==> flow/design.v <==
module distortion_correction #(
    parameter DATA_WIDTH = 16,
    parameter H_RES = 1280,
    parameter V_RES = 720
)(
    input clk,
    input rst_n,
    input [15:0] fx, fy,       
    input [15:0] cx, cy,       
    input [15:0] k1, k2, k3,   
    input valid_params,
    input [DATA_WIDTH-1:0] vin_data,
    input vin_de, vin_vs, vin_hs,
    input [9:0] pixel_x, pixel_y,
    output reg [DATA_WIDTH-1:0] vout_data,
    output reg vout_de, vout_vs, vout_hs,
    input [15:0] ram_rd_data,
    output reg [19:0] ram_rd_addr,
    output reg ram_rd_en
);
    localparam IDLE = 2'b00;
    localparam CALC = 2'b01;
    localparam WAIT = 2'b10;
    localparam OUT  = 2'b11;
    reg [1:0] state, next_state;
    reg signed [15:0] x_norm, y_norm;       
    reg signed [31:0] x2, y2, r2;           
    reg signed [31:0] r4, r6;               
    reg signed [31:0] distortion_factor;    
    reg signed [15:0] x_distorted, y_distorted;   
    reg [9:0] corrected_x, corrected_y;     
    reg [9:0] px_d1, py_d1, px_d2, py_d2;
    reg de_d1, vs_d1, hs_d1;
    reg de_d2, vs_d2, hs_d2;
    reg de_d3, vs_d3, hs_d3;
    reg [2:0] calc_cnt;
    always @(posedge clk or negedge rst_n) begin
        if (!rst_n) begin
            state <= IDLE;
        end else begin
            state <= next_state;
        end
    end
    always @(*) begin
        case (state)
            IDLE: next_state = (vin_de && valid_params) ? CALC : IDLE;
            CALC: next_state = (calc_cnt == 3'd4) ? WAIT : CALC;
            WAIT: next_state = OUT;
            OUT:  next_state = IDLE;
            default: next_state = IDLE;
        endcase
    end
    always @(posedge clk or negedge rst_n) begin
        if (!rst_n) begin
            calc_cnt <= 0;
            x_norm <= 0; y_norm <= 0;
            x2 <= 0; y2 <= 0; r2 <= 0;
            r4 <= 0; r6 <= 0;
            distortion_factor <= 0;
            x_distorted <= 0; y_distorted <= 0;
            corrected_x <= 0; corrected_y <= 0;
        end else begin
            case (state)
                IDLE: begin
                    calc_cnt <= 0;
                    if (vin_de && valid_params) begin
                        x_norm <= (pixel_x - cx);
                        y_norm <= (pixel_y - cy);
                    end
                end
                CALC: begin
                    calc_cnt <= calc_cnt + 1;
                    case (calc_cnt)
                        3'd0: begin
                            x2 <= x_norm * x_norm;
                            y2 <= y_norm * y_norm;
                        end
                        3'd1: begin
                            r2 <= x2 + y2;
                        end
                        3'd2: begin
                            r4 <= (r2 * r2) >> 16;   
                            r6 <= (r2 * r2 * r2) >> 24;
                        end
                        3'd3: begin
                            distortion_factor <= 32'h10000 + 
                                               ((k1 * r2) >> 8) + 
                                               ((k2 * r4) >> 8) + 
                                               ((k3 * r6) >> 8);
                        end
                        3'd4: begin
                            x_distorted <= (x_norm * distortion_factor) >> 16;
                            y_distorted <= (y_norm * distortion_factor) >> 16;
                        end
                    endcase
                end
                WAIT: begin
                    corrected_x <= cx + x_distorted;
                    corrected_y <= cy + y_distorted;
                end
                default: begin
                    calc_cnt <= 0;
                end
            endcase
        end
    end
    wire in_bounds = (corrected_x < H_RES) && (corrected_y < V_RES) && 
                    (corrected_x >= 0) && (corrected_y >= 0);
    always @(posedge clk or negedge rst_n) begin
        if (!rst_n) begin
            px_d1 <= 0; py_d1 <= 0; px_d2 <= 0; py_d2 <= 0;
            de_d1 <= 0; vs_d1 <= 0; hs_d1 <= 0;
            de_d2 <= 0; vs_d2 <= 0; hs_d2 <= 0;
            de_d3 <= 0; vs_d3 <= 0; hs_d3 <= 0;
            ram_rd_addr <= 0;
            ram_rd_en <= 0;
            vout_data <= 0;
            vout_de <= 0; vout_vs <= 0; vout_hs <= 0;
        end else begin
            px_d1 <= pixel_x; py_d1 <= pixel_y;
            px_d2 <= px_d1;   py_d2 <= py_d1;
            de_d1 <= vin_de; vs_d1 <= vin_vs; hs_d1 <= vin_hs;
            de_d2 <= de_d1;  vs_d2 <= vs_d1;  hs_d2 <= hs_d1;
            de_d3 <= de_d2;  vs_d3 <= vs_d2;  hs_d3 <= hs_d2;
            if (state == OUT) begin
                if (valid_params && de_d3 && in_bounds) begin
                    ram_rd_addr <= corrected_y * H_RES + corrected_x;
                    ram_rd_en <= 1'b1;
                end else begin
                    ram_rd_addr <= py_d2 * H_RES + px_d2;
                    ram_rd_en <= de_d3;
                end
            end else begin
                ram_rd_en <= 1'b0;
            end
            vout_data <= ram_rd_data;
            vout_de <= de_d3;
            vout_vs <= vs_d3;
            vout_hs <= hs_d3;
        end
    end
endmodule
# Step by step through the tools: distortion_correction
# The steps from the RTL of distortion_correction to its reports follow in flow order.
# Lines are those of the file above, counted from 1.
# Operators: Yosys type, input widths -> output width; for muxes data width and select width s.
# Cell names lack the library's common part.
# A cell with n/a has no value.
# inputs
top	distortion_correction
clk_port	clk
lib	sky130hd
pvt_corner	tt_025C_1v80

# Word level
# Counts by Yosys on the flattened word-level netlist (proc, flatten, opt, wreduce; memories kept). Register bits leave out memories and registers merged into their read ports (data or address). Print and check cells are left out. Cells with the same type and inputs are merged into one.
# bits
reg_bits	318
in_bits	170
out_inout_bits	40
# op_classes
addsub	11
n_mul	11
compare	4
equal	7
mux	7
reduce_logical	14
# ops
cell	count
$mul 32x32->32	2
$mul 16x16->32	3
$mul 16x32->26	2
$mul 16x32->32	1
$mul 16x8->24	1
$mul 10x3->12 const B	2
$add 20x10->20	2
$sub 10x16->16	2
$add 32x32->32	1
$add 26x16->27	1
$add 25x24->26	1
$add 17x24->25 const A	1
$ge 10x1->1 const B	2
$add 10x10->10	2
$mux 20	1
$reduce_and 2->1	6
$lt 10x11->1 const B	1
$lt 10x10->1 const B	1
$pmux 2 s4	1
$logic_and 1x1->1	6
$eq 3x2->1 const B	2
$pmux 3 s2	1
$eq 2x2->1 const B	2
$add 3x1->3 const B	1
$eq 3x1->1 const B	1
$eq 3x3->1 const B	1
$logic_not 3->1	1
$mux 1	3
# Other operator kinds: 3; their cells: 3.

# Depth
# Yosys ltp: most cells in a row. Word level: on the elaborated netlist, between registers, memories and ports. Mapped: between sequential cells and ports; inverters and the memories' decode and read muxes count.
# logic_depth
ltp_word	7
ABC_AREA	0
ltp_mapped	66
ltp_nobuf	64

# Netlist
# Source: synth_stat.txt of the flow (Yosys; design flattened, memories mapped). It holds for the ABC_AREA given above (unset counts as 0); a run with the other value may have another netlist.
# Totals and module areas in this step are rounded.
# synth_totals
mapped_cells	10930
yosys_area_um2	100000
seqArea_um2	7810
flip_flops	312
# types
cell_type	count	type_area_um2
fa_1	2270	4.54E+04
ha_1	956	1.2E+04
inv_1	2785	1.05E+04
dfrtp_1	311	7.78E+03
nand2_1	1594	5.98E+03
and2_1	877	5.49E+03
xnor2_1	342	3E+03
clkbuf_1	467	1.75E+03
o21ai_0	214	1.07E+03
xor2_1	120	1.05E+03
a21oi_1	182	910.874
a21o_1	101	758.227
mux2_2	58	653.126
nor2_1	168	630.605
nand2b_1	85	531.76
o21bai_1	53	397.882
nor2b_1	39	243.984
o21a_1	27	202.694
# Other cell types: 59; their cells: 281.

# Path before layout
# Path of least setup slack by OpenSTA after synthesis, without wires, with an ideal clock, recovery checks aside; 20% of the period is set as input and as output delay. Where synthesis merged equal registers, the netlist keeps one of their names.
# synth_timing
path_kind	reg-to-reg
start	reg r2[3]
end	reg r6[7]
period_ns	20.0
setup_ns	0.130
launch_ns	0.000
t_arrival_ns	14.450
slack_ns	5.420
path_delay_ns	14.580
path_stages	60
path_buffers	3
synth_period_reached_ns	14.58
# "path_delay_ns" is the arrival time less input delay plus setup time.
# "path_stages" counts driving pins, that of a launching flip-flop among them; a cell with two outputs on the path counts twice.
# "synth_period_reached_ns" = period - worst setup slack (recovery checks aside). The figure is calculated, with input and output delays left at 20% of the set period.
# The rows between start and end are the longest chain of elaborated cells between them; the timing report does not say that the signal goes this way. Where chains are equally long, one stands for them.
# Each line given opens the expression or statement behind the cell; cells for indexed reads and writes are added by Yosys, which also makes memories of some case tables.
# synth_via
path_cell_list	dfrtp_1 > clkbuf_1 > clkbuf_1 > clkbuf_1 > nand2_1 > fa_1 > inv_1 > fa_1 > inv_1 > fa_1 > inv_1 > fa_1 > ha_1 > ha_1 > inv_1 > fa_1 > fa_1 > inv_1 > [... 24 more ...] > xnor2_1 > xnor2_1 > xnor2_1 > xnor2_1 > xnor2_1 > xnor2_1 > xnor2_1 > xnor2_1 > xnor2_1 > xnor3_1 > xnor3_1 > xnor2_1 > xnor2_1 > xnor2_1 > xnor2_1 > xnor3_1 > xnor2_1 > o21ai_1
elab_chain_cells	2
# synth_lines
element	line	rtl
start, declared	27	reg signed [31:0] x2, y2, r2;
start, assigned	57	x2 <= 0; y2 <= 0; r2 <= 0;
start, assigned	79	r2 <= x2 + y2;
$mul 32x32->32 (2 in a row)	83	r6 <= (r2 * r2 * r2) >> 24;
end, assigned	58	r4 <= 0; r6 <= 0;
end, assigned	83

# Worst path after layout
# From the final timing report of stored run 1: the path of least setup slack in the routed layout; clock arrival at registers is part of the times.
# layout_timing
path_kind	reg-to-reg
start	reg r2[4]
end	reg r6[7]
period_ns	16.9
setup_ns	0.13
launch_ns	0.64
t_arrival_ns	16.45
slack_ns	0.98
path_stages	54
path_buffers	2
# The rows between start and end are the longest chain of elaborated cells between them; the timing report does not say that the signal goes this way. Where chains are equally long, one stands for them.
# layout_via
path_cell_list	dfrtp_2 > buf_4 > buf_4 > and2_1 > fa_1 > inv_1 > fa_1 > inv_1 > fa_1 > inv_1 > fa_1 > fa_1 > inv_1 > fa_1 > inv_1 > fa_1 > fa_1 > inv_1 > [... 18 more ...] > xnor2_1 > xnor2_1 > xnor2_1 > xnor2_1 > xnor2_1 > xnor2_1 > xnor2_1 > xnor2_1 > xnor2_1 > xnor3_1 > xnor3_1 > xnor2_1 > xnor2_1 > xnor2_1 > xnor2_1 > xnor3_1 > xnor2_1 > o21ai_1
elab_chain_cells	2
# layout_lines
element	line	rtl
start, declared	27	reg signed [31:0] x2, y2, r2;
start, assigned	57	x2 <= 0; y2 <= 0; r2 <= 0;
start, assigned	79	r2 <= x2 + y2;
$mul 32x32->32 (2 in a row)	83	r6 <= (r2 * r2 * r2) >> 24;
end, assigned	58	r4 <= 0; r6 <= 0;
end, assigned	83

# Module distortion_correction, platform sky130hd: 4 stored runs of the flow (Yosys, OpenROAD) with differing settings, in no particular order. Input and output delays are each 20% of the period that was set; the output load is 0.01 pF.
# "timing.achieved_period_ns": clock period set for the run, less the worst setup slack. It is reckoned from that one timing run; input and output delays stay at 20% of the period that was set.
# "worstPathTime_ns" = time allowed to the worst setup path (clock period - input delay - output delay, where it has them) - its slack; a late launch clock adds to it, a late capture clock takes from it.
# Values from the reports are rounded here.
# Among the settings, - means not set for that run.
setting or result,stored run 1,stored run 2,stored run 3,stored run 4
CORE_UTILIZATION,40,40,26,60
period_ns,16.9,20.0,26.0,20.0
CAP_MARGIN,20,20,0,20
CORE_MARGIN,2,2,3,5
SLEW_MARGIN,20,20,20,20
CELL_PAD_IN_SITES_DETAIL_PLACEMENT,-,-,2,1
CTS_CLUSTER_DIAMETER,-,-,80,-
CTS_CLUSTER_SIZE,-,-,56,-
GPL_ROUTABILITY_DRIVEN,-,-,1,0
GPL_TIMING_DRIVEN,-,-,1,0
HOLD_SLACK_MARGIN,-,-,0.11,-
MAX_ROUTING_LAYER,-,-,met4,met5
PLACE_DENSITY_LB_ADDON,-,-,0.11,0.15
TNS_END_PERCENT,-,-,10,90
CELL_PAD_IN_SITES_GLOBAL_PLACEMENT,-,-,-,1
CORE_ASPECT_RATIO,-,-,-,0.74
MIN_ROUTING_LAYER,-,-,-,met1
final_hold_ws_ns,0.345,0.344,0.350,0.350
cell_area_final_um2,107000,107000,110000,107000
finalUtil_frac,0.431,0.43,0.286,0.64
dieArea_um2,255000,255000,394000,176000
tns_setup_ns,0.000,0.000,0.000,0.000
worstPathTime_ns,15.92,16.71,17.38,19.81
worst_path_kind,reg-to-reg,reg-to-reg,reg-to-reg,reg-to-reg
timing.achieved_period_ns,15.919,16.708,17.381,19.811
ws_setup_ns,0.981,3.29,8.62,0.189
synth_chip_area_um2,100000,100000,100000,100000
